==> flow/design.v <==
`timescale 1ns / 1ps
module AHB_MASTER(
                     input             Hclk,
                     input             Hresetn,
                     input [1:0]       Htrans,
                     input [31:0]      Haddr,
                     input [31:0]      Hwdata,
                     input [1:0]       Hburst,
                     input             Hwrite, Hsel, Hready,
                     output reg [31:0]  Haddr_temp,
                     output reg [31:0]  Hwdata_temp,
                     output reg        valid,
                     output reg        Hwrite_temp
                 );
parameter [1:0] IDLE     = 2'b00;
parameter [1:0] BUSY     = 2'b01;
parameter [1:0] ADDRESS  = 2'b10;
parameter [1:0] TRANSFER = 2'b11;
(*MARK_DEBUG = "TRUE"*)(*KEEP = "TRUE"*)reg [1:0] present_state;
(*MARK_DEBUG = "TRUE"*)(*KEEP = "TRUE"*)reg [1:0] next_state;
reg [31:0] addr;
reg [31:0] data;
reg [3:0] count;
reg [3:0] count_next;
always @(posedge Hclk) begin
    if (Hresetn == 1'b0) begin
        addr <= 'b0;
        data <= 'b0;
    end else begin
        if(present_state == ADDRESS || present_state == TRANSFER)
        begin
            addr <= Haddr;
            data <= Hwdata;
        end
    end
end
always @(posedge Hclk) begin
    if (Hresetn == 1'b0) begin
        present_state <= IDLE;
        count <= 4'd0;
    end else begin
        present_state <= next_state;
        count <= count_next;
    end
end
always @* begin
    count_next = count;
    case(present_state)
        IDLE: begin
            if (Hsel && Htrans == 2'b01) begin
                next_state = BUSY;
            end else if (Hsel && (Htrans == 2'b10 || Htrans == 2'b11) && Hready) begin
                next_state = ADDRESS;
            end else begin
                next_state = IDLE;
            end
        end
        BUSY: begin
            if (Hsel && Htrans == 2'b10 && Hready) begin
                next_state = ADDRESS;
            end else if ((Hsel && (Htrans == 2'b01)) || (!Hready)) begin
                next_state = BUSY;
            end else begin
                next_state = IDLE;
            end
        end
        ADDRESS: begin
            if (Hsel && (Htrans == 2'b10 || Htrans == 2'b11) && Hready) begin
                next_state = TRANSFER;
            end else if ((Hsel && (Htrans == 2'b01)) || (!Hready)) begin
                next_state = BUSY;
            end else begin
                next_state = IDLE;   
            end
        end
        TRANSFER: begin
            if (!Hsel || Htrans == 2'b00) begin
                next_state = IDLE;
            end else if ((Htrans == 2'b01) || (!Hready)) begin
                next_state = BUSY;
            end else begin
                case (Hburst)
                    2'b00: next_state = ADDRESS;
                    2'b01: next_state = TRANSFER;
                    2'b10: 
                    begin
                        if(count<=3)
                        begin
                            next_state = TRANSFER;
                            count_next = count+1'b1;
                        end
                        else begin
                            next_state = ADDRESS;
                            count_next = 4'd0;
                        end
                    end
                    2'b11: 
                    begin
                        if(count<=7)
                        begin
                            next_state = TRANSFER;
                            count_next = count+1'b1;
                        end
                        else begin
                            next_state = ADDRESS;
                            count_next = 4'd0;
                        end
                    end
                    default: next_state = IDLE;  
                endcase
            end
        end
        default: begin
            next_state = IDLE;  
        end
    endcase
end
always @(posedge Hclk) begin
    case(present_state)
        IDLE: begin
            valid <= 1'b0;
            Haddr_temp  <= 'b0;
            Hwdata_temp <= 'b0;
            Hwrite_temp <= 1'b0; 
        end
        BUSY: begin
            valid <= valid;
            Haddr_temp  <= Haddr_temp;
            Hwdata_temp <= Hwdata_temp;
            Hwrite_temp <= Hwrite_temp; 
        end
        ADDRESS: begin
            valid <= valid;
            Haddr_temp  <= addr;
            if(Hburst == 2'b00)
            begin
                Hwdata_temp <= data;
                Hwrite_temp <= Hwrite;
            end
            else
            begin
                Hwdata_temp <= Hwdata_temp;
                Hwrite_temp <= Hwrite_temp; 
           end
        end
        TRANSFER: begin
            case (Hburst)
                2'b00: begin
                    valid <= 1'b1;
                    Haddr_temp <= Haddr_temp;
                    Hwdata_temp <= data;
                    Hwrite_temp <= Hwrite; 
                end
                2'b01: begin
                    valid <= 1'b1;
                    Haddr_temp <= Haddr_temp + 1'b1;  
                    Hwdata_temp <= data;  
                    Hwrite_temp <= Hwrite;
                end
                2'b10: begin
                    if (Haddr_temp < (Haddr + 4)) begin
                        valid <= 1'b1;
                        Hwdata_temp <= data;
                        Haddr_temp <=  Haddr_temp + 1'b1;
                        Hwrite_temp <= Hwrite;
                    end else begin
                        valid <= 1'b1;
                        Hwdata_temp <= data;
                        Haddr_temp <=  addr;
                        Hwrite_temp <= Hwrite;
                    end
                end
                2'b11: begin
                    if (Haddr_temp < (Haddr + 8)) begin
                        valid <= 1'b1;
                        Hwdata_temp <= data;
                        Haddr_temp <= Haddr_temp + 1'b1;  
                        Hwrite_temp <= Hwrite;
                    end else begin
                        valid <= 1'b1;
                        Hwdata_temp <= data;
                        Haddr_temp <= addr;                
                        Hwrite_temp <= Hwrite;
                    end
                end
                default: begin
                    valid <= 1'b0;
                    Haddr_temp  <= 'b0;
                    Hwdata_temp <= 'b0;
                    Hwrite_temp <= 'b0; 
                end
            endcase
        end
    endcase
end
endmodule
`timescale 1ns / 1ps
module APB_SLAVE(
input Presetn,
input Pclk,
input [32:0] addr_temp,
input [31:0] data_temp,
input [31:0] Prdata,
input transfer,
input Pready,
output reg    Psel,
output reg [31:0] Paddr,
output reg [31:0] Pdata,
output reg [31:0] rdata_temp,
output reg Pwrite,
output reg Penable
);
reg [2:0] present_state, next_state;
parameter idle  = 2'b01;
parameter setup  = 2'b10;
parameter enable = 2'b11;
always@(posedge Pclk)
begin
  if(!Presetn)
     present_state <= idle;
  else
     present_state <= next_state;
end
always@(*)
begin
next_state = idle;
case(present_state)
idle:
   begin
     if(!transfer)
        next_state = idle;
     else
        next_state = setup;
   end
setup:
    begin      
     if(Psel)
     next_state = enable;
     else
     next_state = idle;
    end
enable:
    begin
     if(Psel)
       if(transfer)
         begin
           if(Pready)
             begin
             next_state = setup;
             end
           else 
             next_state = enable;
         end
     else
       next_state = idle;
   end    
endcase
end
always @(posedge Pclk)
begin
if(!Presetn)
begin
 Psel       <= 1'b0;
 Penable    <= 1'b0;
 Paddr      <= 32'b0;
 Pdata      <= 32'b0;
 rdata_temp <= 32'b0;
 Pwrite     <= 1'b0;
end
else
case(present_state)
idle:
begin
 Psel    <= 1'b1;
 Penable <= 1'b0;
end 
setup:
 Penable <= 1'b0;
enable:
     begin
     if(Psel)
       Penable <= 1'b1;
       if(transfer)
         begin
           if(Pready)
             begin
             Paddr <= addr_temp[31:0];
             Pwrite <= addr_temp[32];
              if(addr_temp[32])
               begin
                 Pdata  <= data_temp;
                 rdata_temp  <= 'b0;
               end
               else
               begin
                 Pdata  <= Pdata;
                 rdata_temp  <= Prdata;
               end  
             end 
             end
end
endcase
end
endmodule
module FIFO_SYNC #(
    parameter WIDTH = 32,
    parameter DEPTH = 16,
    parameter AW    = 4
)(
    input                  clk,
    input                  rst,
    input      [WIDTH-1:0] din,
    input                  wr_en,
    input                  rd_en,
    output reg [WIDTH-1:0] dout,
    output                 full,
    output                 empty
);
reg [WIDTH-1:0] mem [0:DEPTH-1];
reg [AW-1:0]    wptr;
reg [AW-1:0]    rptr;
reg [AW:0]      count;
wire do_wr = wr_en && !full;
wire do_rd = rd_en && !empty;
assign full  = (count == DEPTH);
assign empty = (count == 0);
always @(posedge clk) begin
    if (do_wr)
        mem[wptr] <= din;
end
always @(posedge clk) begin
    if (rst) begin
        wptr  <= {AW{1'b0}};
        rptr  <= {AW{1'b0}};
        count <= {(AW+1){1'b0}};
        dout  <= {WIDTH{1'b0}};
    end else begin
        if (do_wr)
            wptr <= wptr + 1'b1;
        if (do_rd) begin
            rptr <= rptr + 1'b1;
            dout <= mem[rptr];
        end
        case ({do_wr, do_rd})
            2'b10:   count <= count + 1'b1;
            2'b01:   count <= count - 1'b1;
            default: count <= count;
        endcase
    end
end
endmodule
`timescale 1ns / 1ps
module FIFO_CONTROL(
                     input Hclk,
                     input Hresetn,
                     input[31:0]  Haddr_temp,
                     input[31:0]  Hwdata_temp,
                     input       valid,
                     input       Hwrite_temp,
                     input       Pready,
                     output [31:0] data_temp,
                     output [32:0] addr_temp,
                     output transfer,
                     output full
    );
    wire resetn,empty_data, wr_en,rd_en,full_data,full_addr,empty_addr;
    wire [32:0] addr_in;
    FIFO_SYNC #(.WIDTH(32)) F1(
  .rst(resetn),                   
  .clk(Hclk),                
  .din(Hwdata_temp),                   
  .wr_en(wr_en),               
  .rd_en(rd_en),               
  .dout(data_temp),                 
  .full(full_data),                 
  .empty(empty_data)               
);
FIFO_SYNC #(.WIDTH(33)) F2 (
  .rst(resetn),                   
  .clk(Hclk),                
  .din(addr_in),                   
  .wr_en(wr_en),               
  .rd_en(rd_en),               
  .dout(addr_temp),                 
  .full(full_addr),                 
  .empty(empty_addr)               
);
assign full     =  full_data || full_addr;
assign transfer = (!empty_data && !empty_addr);
assign wr_en    =  valid && Hwrite_temp;
assign rd_en    =  transfer && Pready ;
assign addr_in  =  {Hwrite_temp, Haddr_temp};
assign resetn   = !Hresetn;
endmodule
`timescale 1ns / 1ps
module TOP_BRIDGE(
   input Hclk, Hresetn,
                     input [1:0]       Htrans,
                     input [31:0]       Haddr,
                     input [31:0]       Hwdata,
                     input [1:0]       Hburst,
                     input             Hwrite,
                     input             Hsel,
                     input             Pready,
                     input [31:0]      Prdata,
                     output Psel,
                     output [31:0] Paddr,
                     output [31:0] Pdata,
                     output [31:0] rdata_temp,
                     output Pwrite,
                     output Penable
    );
                    wire [31:0]  Haddr_temp;
                    wire [31:0]  Hwdata_temp;
                    wire         valid;
                    wire         Hwrite_temp;
                    wire [31:0]  data_temp;
                    wire [32:0]  addr_temp;
                    wire         transfer;
                    wire         full;
                    wire         Hready;
                    assign Hready = !full;
                    AHB_MASTER AS (
                      .Hclk(Hclk),
                      .Hresetn(Hresetn),
                      .Htrans(Htrans),
                      .Haddr(Haddr),
                      .Hwdata(Hwdata),
                      .Hburst(Hburst),
                      .Hwrite(Hwrite), 
                      .Hsel(Hsel), 
                      .Hready(Hready),
                      .Haddr_temp(Haddr_temp),
                      .Hwdata_temp(Hwdata_temp),
                      .valid(valid),
                      .Hwrite_temp(Hwrite_temp)
                    );  
                    FIFO_CONTROL FC (
                      .Hclk(Hclk), 
                      .Hresetn(Hresetn),
                      .Haddr_temp(Haddr_temp),
                      .Hwdata_temp(Hwdata_temp),
                      .valid(valid),
                      .Hwrite_temp(Hwrite_temp),
                      .Pready(Pready),
                     .data_temp(data_temp),
                     .addr_temp(addr_temp),
                     .transfer(transfer),
                     .full(full)
                    );
                    APB_SLAVE AM (
                    .Presetn(Hresetn),
                    .Pclk(Hclk),
                    .addr_temp(addr_temp),
                    .data_temp(data_temp),
                    .Prdata(Prdata),
                    .transfer(transfer),
                    .Pready(Pready),
                    .Psel(Psel),
                    .Paddr(Paddr),
                    .Pdata(Pdata),
                    .rdata_temp(rdata_temp),
                    .Pwrite(Pwrite),
                    .Penable(Penable)
                    );
endmodule
Step by step through the tools: TOP_BRIDGE
Module TOP_BRIDGE before and after one edit of its RTL, step after step.
"orig" refers to lines of the RTL above, "edited" to lines of the edited file.
"diff": "edited" minus "orig" as printed here.
Cell names lack the library's common part.
{"block": "design", "design": "TOP_BRIDGE", "clk_port": "Hclk", "cell_library": "sky130hd", "lib_corner": "tt_025C_1v80"}

The edit
Unified diff, file above to edited file.
This change comes from a script, not from a designer. The edited design behaves differently; no optimisation was intended.
begin of diff
@@ -305,5 +305,5 @@
 module FIFO_SYNC #(
     parameter WIDTH = 32,
-    parameter DEPTH = 16,
+    parameter DEPTH = 24,
     parameter AW    = 4
 )(
end of diff

Elaborated design
Yosys after proc, flatten, opt, wreduce and memory -nomap, before mapping. Memory bits, and registers merged into a memory's read port (data or address), are not among the register bits. Print and check cells are not counted.
Yosys's memory passes give these memory sizes; they may raise the number of words (mostly to a power of two), join words into wider ones and drop unused or constant bits.
{"block": "word_totals", "item": "reg_bits", "orig": 264, "edited": 264, "diff": 0}
{"block": "word_totals", "item": "ramBits", "orig": 1040, "edited": 1560, "diff": 520}
{"block": "word_totals", "item": "clocked_rd_ports_x_width", "orig": 65, "edited": 65, "diff": 0}
{"block": "word_totals", "item": "n_memories", "orig": 2, "edited": 2, "diff": 0}
{"block": "word_totals", "item": "inputBits", "orig": 105, "edited": 105, "diff": 0}
{"block": "word_totals", "item": "out_inout_bits", "orig": 99, "edited": 99, "diff": 0}
{"block": "word_totals", "item": "word_cells", "orig": 156, "edited": 156, "diff": 0}
{"block": "classes", "item": "n_addsub", "orig": 12, "edited": 12, "diff": 0}
{"block": "classes", "item": "cmp", "orig": 4, "edited": 4, "diff": 0}
{"block": "classes", "item": "eq_ne", "orig": 24, "edited": 24, "diff": 0}
{"block": "classes", "item": "muxes", "orig": 46, "edited": 46, "diff": 0}
{"block": "classes", "item": "logic", "orig": 2, "edited": 2, "diff": 0}
{"block": "classes", "item": "n_reduce_logical", "orig": 45, "edited": 45, "diff": 0}
{"block": "mem_list", "item": "mem_shapes", "orig": "FC.F2.mem 16x33 r1 w1; FC.F1.mem 16x32 r1 w1", "edited": "FC.F2.mem 24x33 r1 w1; FC.F1.mem 24x32 r1 w1"}
{"block": "ops", "operator": "4-bit two-way mux", "orig": 7, "edited": 5, "diff": -2}
{"block": "ops", "operator": "5-bit two-way mux", "orig": 0, "edited": 2, "diff": 2}
Operator kinds equal on both sides are left out: 41.

Depth
Yosys ltp: most cells in a row. Word level: on the elaborated netlist, between registers, memories and ports. Mapped: between sequential cells and ports; inverters and the memories' decode and read muxes count.
{"block": "logic_depth", "item": "word_depth", "orig": 7, "edited": 7, "diff": 0}
{"block": "logic_depth", "item": "abc_area", "orig": "0", "edited": "0"}
{"block": "logic_depth", "item": "ltp_mapped", "orig": 18, "edited": 19, "diff": 1}
{"block": "logic_depth", "item": "depth_no_buf", "orig": 16, "edited": 18, "diff": 2}

Mapped cells and area
Yosys stat after the flow's synthesis: flattened, memories mapped to cells. It holds for the ABC_AREA given above (unset counts as 0); a run with the other value may have another netlist.
{"block": "types", "type": "a21boi_1", "orig": 80, "edited": 0, "diff": -80}
{"block": "types", "type": "a21boi_0", "orig": 153, "edited": 231, "diff": 78}
{"block": "types", "type": "buf_1", "orig": 31, "edited": 18, "diff": -13}
{"block": "types", "type": "clkbuf_1", "orig": 94, "edited": 102, "diff": 8}
{"block": "types", "type": "nor2_1", "orig": 63, "edited": 70, "diff": 7}
{"block": "types", "type": "nand3_1", "orig": 39, "edited": 33, "diff": -6}
{"block": "types", "type": "nor3_1", "orig": 18, "edited": 24, "diff": 6}
{"block": "types", "type": "buf_6", "orig": 1, "edited": 6, "diff": 5}
{"block": "types", "type": "xnor2_1", "orig": 60, "edited": 56, "diff": -4}
{"block": "types", "type": "xor2_1", "orig": 45, "edited": 49, "diff": 4}
{"block": "types", "type": "buf_4", "orig": 10, "edited": 6, "diff": -4}
{"block": "types", "type": "nor2b_1", "orig": 8, "edited": 12, "diff": 4}
{"block": "types", "type": "nor4_1", "orig": 4, "edited": 0, "diff": -4}
{"block": "types", "type": "a21o_1", "orig": 7, "edited": 10, "diff": 3}
{"block": "types", "type": "o22ai_1", "orig": 3, "edited": 0, "diff": -3}
{"block": "types", "type": "buf_2", "orig": 54, "edited": 52, "diff": -2}
{"block": "types", "type": "inv_1", "orig": 32, "edited": 30, "diff": -2}
{"block": "types", "type": "nand4_1", "orig": 26, "edited": 24, "diff": -2}
Cell types equal on both sides are left out: 14.
The list need not be complete.
{"block": "mapped", "item": "stdcells", "orig": 3271, "edited": 3267, "diff": -4}
{"block": "mapped", "item": "yosys_area_um2", "orig": 55041.5, "edited": 55047.8, "diff": 6.3}
{"block": "mapped", "item": "seq_area_um2", "orig": 38516.9, "edited": 38516.9, "diff": 0.0}
{"block": "mapped", "item": "ffs", "orig": 1371, "edited": 1371, "diff": 0}
{"block": "mapped", "item": "buf_cells", "orig": 190, "edited": 186, "diff": -4}
By module: a second synthesis without flattening, with its own total; a netlist apart from the flattened one above.
{"block": "unflattened", "item": "cells_unflattened", "orig": 3354, "edited": 3273, "diff": -81}
{"block": "unflattened", "item": "hier_area_um2", "orig": 56304.0, "edited": 55393.1, "diff": -910.9}
Each row is one instance without its submodules.
{"block": "modules_orig", "mod": "FIFO_SYNC #(WIDTH=33)", "instances": 1, "cells": 983, "area_um2": 21764.6, "seq_area_um2": 16776.1}
{"block": "modules_orig", "mod": "FIFO_SYNC #(WIDTH=32)", "instances": 1, "cells": 956, "area_um2": 21585.7, "seq_area_um2": 16275.6}
{"block": "modules_orig", "mod": "AHB_MASTER", "instances": 1, "cells": 964, "area_um2": 8670.8, "seq_area_um2": 3423.3}
{"block": "modules_orig", "mod": "APB_SLAVE", "instances": 1, "cells": 445, "area_um2": 4246.6, "seq_area_um2": 2042.0}
{"block": "modules_orig", "mod": "FIFO_CONTROL", "instances": 1, "cells": 5, "area_um2": 32.5, "seq_area_um2": 0.0}
{"block": "modules_orig", "mod": "TOP_BRIDGE", "instances": 1, "cells": 1, "area_um2": 3.8, "seq_area_um2": 0.0}
{"block": "modules_edited", "mod": "FIFO_SYNC #(WIDTH=33)", "instances": 1, "cells": 981, "area_um2": 21789.6, "seq_area_um2": 16776.1}
{"block": "modules_edited", "mod": "FIFO_SYNC #(WIDTH=32)", "instances": 1, "cells": 954, "area_um2": 21129.0, "seq_area_um2": 16275.6}
{"block": "modules_edited", "mod": "AHB_MASTER", "instances": 1, "cells": 887, "area_um2": 8191.6, "seq_area_um2": 3423.3}
{"block": "modules_edited", "mod": "APB_SLAVE", "instances": 1, "cells": 445, "area_um2": 4246.6, "seq_area_um2": 2042.0}
{"block": "modules_edited", "mod": "FIFO_CONTROL", "instances": 1, "cells": 5, "area_um2": 32.5, "seq_area_um2": 0.0}
{"block": "modules_edited", "mod": "TOP_BRIDGE", "instances": 1, "cells": 1, "area_um2": 3.8, "seq_area_um2": 0.0}

Worst setup path after synthesis
OpenSTA on the mapped netlist: ideal clock, no wires. The path of least setup slack (recovery checks aside). Input and output delay are each 20% of the period. Register names are those of the netlist, which keeps one name where synthesis merged equal registers.
{"block": "synth_path", "item": "path_kind", "orig": "input -> register", "edited": "input -> register"}
{"block": "synth_path", "item": "startpoint", "orig": "input Haddr[3]", "edited": "input Haddr[3]"}
{"block": "synth_path", "item": "endpoint", "orig": "register AS.Haddr_temp[0]", "edited": "register AS.Haddr_temp[30]"}
{"block": "synth_path", "item": "clock_period_ps", "orig": 5000, "edited": 5000, "diff": 0}
{"block": "synth_path", "item": "in_delay_ps", "orig": 1000, "edited": 1000, "diff": 0}
{"block": "synth_path", "item": "setup_ps", "orig": 268, "edited": 258, "diff": -10}
{"block": "synth_path", "item": "launch_ps", "orig": 1000, "edited": 1000, "diff": 0}
{"block": "synth_path", "item": "t_arrival_ps", "orig": 4168, "edited": 4059, "diff": -109}
{"block": "synth_path", "item": "required_time_ps", "orig": 4732, "edited": 4742, "diff": 10}
{"block": "synth_path", "item": "slack_ps", "orig": 563, "edited": 682, "diff": 119}
{"block": "synth_path", "item": "path_delay_ps", "orig": 3436, "edited": 3317, "diff": -119}
{"block": "synth_path", "item": "path_stages", "orig": 18, "edited": 18, "diff": 0}
{"block": "synth_path", "item": "n_path_buf", "orig": 2, "edited": 1, "diff": -1}
{"block": "synth_path", "item": "period_less_setup_slack_ps", "orig": 4437, "edited": 4318, "diff": -119}
"path_delay_ps" is the arrival time less input delay plus setup time.
"path_stages": output pins that drive a net of the path, with the launching flip-flop's if there is one; two outputs of one cell count as two.
"period_less_setup_slack_ps" = period - worst setup slack (recovery checks aside). The figure is calculated, with input and output delays left at 20% of the set period.
Between the ends stands the longest chain of elaborated cells between them, by number of cells; it is not shown to be the way that was timed. Of several equally long chains one is given.
A line is the first line of the expression or statement that the cell stems from. Yosys adds cells for indexed reads and writes and turns some case tables into memories.
A register here has more assigning lines than the two given.
{"block": "synth_between_orig", "path_cell_list": "ha_1 > nand4_2 > nor4_4 > and4_4 > and3_1 > buf_4 > and2_4 > nand3_1 > xor2_1 > ha_1 > nand4_1 > nor3_1 > a22o_1 > o31a_1 > o22ai_1 > o21bai_2 > buf_2 > o2bb2ai_1", "elab_chain_cells": 5, "cone_cells": 8, "lines_between": 4, "classes_between": "add/sub (2); compare (2); mux (4)"}
{"block": "synth_rtl_orig", "item": "start: declaration", "line": 399, "source": "input [31:0]       Haddr,"}
{"block": "synth_rtl_orig", "item": "32-bit by 4-bit adder with 32-bit output", "line": 174, "source": "if (Haddr_temp < (Haddr + 8)) begin"}
{"block": "synth_rtl_orig", "item": "32-bit less-than comparator", "line": 174}
{"block": "synth_rtl_orig", "item": "32-bit two-way mux", "line": 174}
{"block": "synth_rtl_orig", "item": "32-bit case mux with 3-bit select", "line": 147, "source": "case (Hburst)"}
{"block": "synth_rtl_orig", "item": "32-bit case mux with 3-bit select", "line": 119, "source": "case(present_state)"}
{"block": "synth_rtl_orig", "item": "end: assignment", "line": 128, "source": "Haddr_temp  <= Haddr_temp;"}
{"block": "synth_rtl_orig", "item": "end: assignment", "line": 134, "source": "Haddr_temp  <= addr;"}
{"block": "synth_rtl_orig", "item": "end: declaration", "line": 10, "source": "output reg [31:0]  Haddr_temp,"}
{"block": "synth_between_edited", "path_cell_list": "ha_1 > and3_4 > and3_4 > and4_4 > nand3_4 > nor3_4 > and4_4 > nand2_1 > xor2_1 > ha_1 > and4_1 > a221oi_1 > nor3b_1 > a21oi_1 > a21oi_1 > a21o_1 > buf_6 > o2bb2ai_1", "elab_chain_cells": 5, "cone_cells": 8, "lines_between": 4, "classes_between": "add/sub (2); compare (2); mux (4)"}
{"block": "synth_rtl_edited", "item": "start: declaration", "line": 399, "source": "input [31:0]       Haddr,"}
{"block": "synth_rtl_edited", "item": "32-bit by 4-bit adder with 32-bit output", "line": 174, "source": "if (Haddr_temp < (Haddr + 8)) begin"}
{"block": "synth_rtl_edited", "item": "32-bit less-than comparator", "line": 174}
{"block": "synth_rtl_edited", "item": "32-bit two-way mux", "line": 174}
{"block": "synth_rtl_edited", "item": "32-bit case mux with 3-bit select", "line": 147, "source": "case (Hburst)"}
{"block": "synth_rtl_edited", "item": "32-bit case mux with 3-bit select", "line": 119, "source": "case(present_state)"}
{"block": "synth_rtl_edited", "item": "end: assignment", "line": 128, "source": "Haddr_temp  <= Haddr_temp;"}
{"block": "synth_rtl_edited", "item": "end: assignment", "line": 134, "source": "Haddr_temp  <= addr;"}
{"block": "synth_rtl_edited", "item": "end: declaration", "line": 10, "source": "output reg [31:0]  Haddr_temp,"}

Timing after layout
Path of least setup slack in the final report of the runs of set A (OpenROAD, finished layout, wires in). Where an end is a register, its clock arrival counts in the times.
The report prints the path's times to 10 ps; the period is as set.
{"block": "layout_path", "item": "path_kind", "orig": "input -> register", "edited": "input -> register"}
{"block": "layout_path", "item": "startpoint", "orig": "input Haddr[3]", "edited": "input Haddr[4]"}
{"block": "layout_path", "item": "endpoint", "orig": "register AS.Haddr_temp[8]", "edited": "register AS.Haddr_temp[0]"}
{"block": "layout_path", "item": "clock_period_ps", "orig": 4610, "edited": 4610, "diff": 0}
{"block": "layout_path", "item": "in_delay_ps", "orig": 920, "edited": 920, "diff": 0}
{"block": "layout_path", "item": "setup_ps", "orig": 150, "edited": 270, "diff": 120}
{"block": "layout_path", "item": "launch_ps", "orig": 920, "edited": 920, "diff": 0}
{"block": "layout_path", "item": "t_arrival_ps", "orig": 4930, "edited": 4720, "diff": -210}
{"block": "layout_path", "item": "required_time_ps", "orig": 5210, "edited": 5100, "diff": -110}
{"block": "layout_path", "item": "slack_ps", "orig": 280, "edited": 380, "diff": 100}
{"block": "layout_path", "item": "path_stages", "orig": 20, "edited": 20, "diff": 0}
{"block": "layout_path", "item": "n_path_buf", "orig": 4, "edited": 3, "diff": -1}
Between the ends stands the longest chain of elaborated cells between them, by number of cells; it is not shown to be the way that was timed. Of several equally long chains one is given.
A register here has more assigning lines than the two given.
{"block": "layout_between_orig", "path_cell_list": "clkdlybuf4s50_1 > buf_4 > ha_1 > and3_1 > and3_1 > nand3_1 > nor4_4 > nand4_1 > nor2_1 > xnor2_1 > ha_1 > nand2_1 > nor4_2 > buf_4 > nand2_1 > a31oi_1 > o22ai_2 > o21bai_2 > buf_12 > o2bb2ai_1", "elab_chain_cells": 5, "cone_cells": 8, "lines_between": 4, "classes_between": "add/sub (2); compare (2); mux (4)"}
{"block": "layout_rtl_orig", "item": "start: declaration", "line": 399, "source": "input [31:0]       Haddr,"}
{"block": "layout_rtl_orig", "item": "32-bit by 4-bit adder with 32-bit output", "line": 174, "source": "if (Haddr_temp < (Haddr + 8)) begin"}
{"block": "layout_rtl_orig", "item": "32-bit less-than comparator", "line": 174}
{"block": "layout_rtl_orig", "item": "32-bit two-way mux", "line": 174}
{"block": "layout_rtl_orig", "item": "32-bit case mux with 3-bit select", "line": 147, "source": "case (Hburst)"}
{"block": "layout_rtl_orig", "item": "32-bit case mux with 3-bit select", "line": 119, "source": "case(present_state)"}
{"block": "layout_rtl_orig", "item": "end: assignment", "line": 128, "source": "Haddr_temp  <= Haddr_temp;"}
{"block": "layout_rtl_orig", "item": "end: assignment", "line": 134, "source": "Haddr_temp  <= addr;"}
{"block": "layout_rtl_orig", "item": "end: declaration", "line": 10, "source": "output reg [31:0]  Haddr_temp,"}
{"block": "layout_between_edited", "path_cell_list": "clkdlybuf4s50_1 > ha_1 > and3_4 > and3_4 > buf_4 > nand2_1 > nor3_1 > nand3_1 > nor2_1 > xnor2_1 > ha_1 > a21oi_1 > o21ai_0 > a221oi_1 > nor3b_1 > a21oi_1 > a21oi_1 > a21o_1 > buf_12 > o2bb2ai_1", "elab_chain_cells": 5, "cone_cells": 8, "lines_between": 4, "classes_between": "add/sub (2); compare (2); mux (4)"}
{"block": "layout_rtl_edited", "item": "start: declaration", "line": 399, "source": "input [31:0]       Haddr,"}
{"block": "layout_rtl_edited", "item": "32-bit by 4-bit adder with 32-bit output", "line": 174, "source": "if (Haddr_temp < (Haddr + 8)) begin"}
{"block": "layout_rtl_edited", "item": "32-bit less-than comparator", "line": 174}
{"block": "layout_rtl_edited", "item": "32-bit two-way mux", "line": 174}
{"block": "layout_rtl_edited", "item": "32-bit case mux with 3-bit select", "line": 147, "source": "case (Hburst)"}
{"block": "layout_rtl_edited", "item": "32-bit case mux with 3-bit select", "line": 119, "source": "case(present_state)"}
{"block": "layout_rtl_edited", "item": "end: assignment", "line": 128, "source": "Haddr_temp  <= Haddr_temp;"}
{"block": "layout_rtl_edited", "item": "end: assignment", "line": 134, "source": "Haddr_temp  <= addr;"}
{"block": "layout_rtl_edited", "item": "end: declaration", "line": 10, "source": "output reg [31:0]  Haddr_temp,"}

Flow runs
Both versions went through the flow (Yosys, OpenROAD) with the same settings in each pair. Constraints: input delay and output delay 20% of the set period each, output load 0.01 pF.
{"block": "flow_settings_set_A", "CORE_UTILIZATION": 40, "PLACE_DENSITY": 0.6, "period_ns": 4.61, "CAP_MARGIN": 20, "CORE_MARGIN": 2, "SLEW_MARGIN": 20}
{"block": "measured_set_A", "item": "yosys.chip_area_um2", "orig": 55041.5, "edited": 55047.8, "diff": 6.3}
{"block": "measured_set_A", "item": "final_die_area_um2", "orig": 140588.0, "edited": 140603.0, "diff": 15.0}
{"block": "measured_set_A", "item": "stdcell_area_um2", "orig": 64785.9, "edited": 64815.9, "diff": 30.0}
{"block": "measured_set_A", "item": "fin_ws_ps", "orig": 278, "edited": 382, "diff": 104}
{"block": "measured_set_A", "item": "final_setup_tns_ps", "orig": 0, "edited": 0, "diff": 0}
{"block": "measured_set_A", "item": "achievedPeriod_ps", "orig": 4332, "edited": 4228, "diff": -104}
{"block": "flow_settings_set_B", "ABC_AREA": 0, "CELL_PAD_IN_SITES_GLOBAL_PLACEMENT": 1, "CORE_MARGIN": 5, "CORE_UTILIZATION": 24, "CTS_CLUSTER_SIZE": 85, "GPL_ROUTABILITY_DRIVEN": 0, "MAX_ROUTING_LAYER": "met4", "MIN_ROUTING_LAYER": "met1", "PLACE_DENSITY": 0.45, "SLEW_MARGIN": 10, "TNS_END_PERCENT": 60, "period_ns": 3.07, "CAP_MARGIN": 20}
{"block": "measured_set_B", "item": "yosys.chip_area_um2", "orig": 55041.5, "edited": 55047.8, "diff": 6.3}
{"block": "measured_set_B", "item": "final_die_area_um2", "orig": 239018.0, "edited": 239043.0, "diff": 25.0}
{"block": "measured_set_B", "item": "stdcell_area_um2", "orig": 68508.2, "edited": 68592.0, "diff": 83.8}
{"block": "measured_set_B", "item": "fin_ws_ps", "orig": -495, "edited": -288, "diff": 207}
{"block": "measured_set_B", "item": "final_setup_tns_ps", "orig": -14076, "edited": -7267, "diff": 6809}
{"block": "measured_set_B", "item": "achievedPeriod_ps", "orig": 3565, "edited": 3358, "diff": -207}
"achievedPeriod_ps" = clock period - worst setup slack. The figure is calculated, with input and output delays left at 20% of the set period.
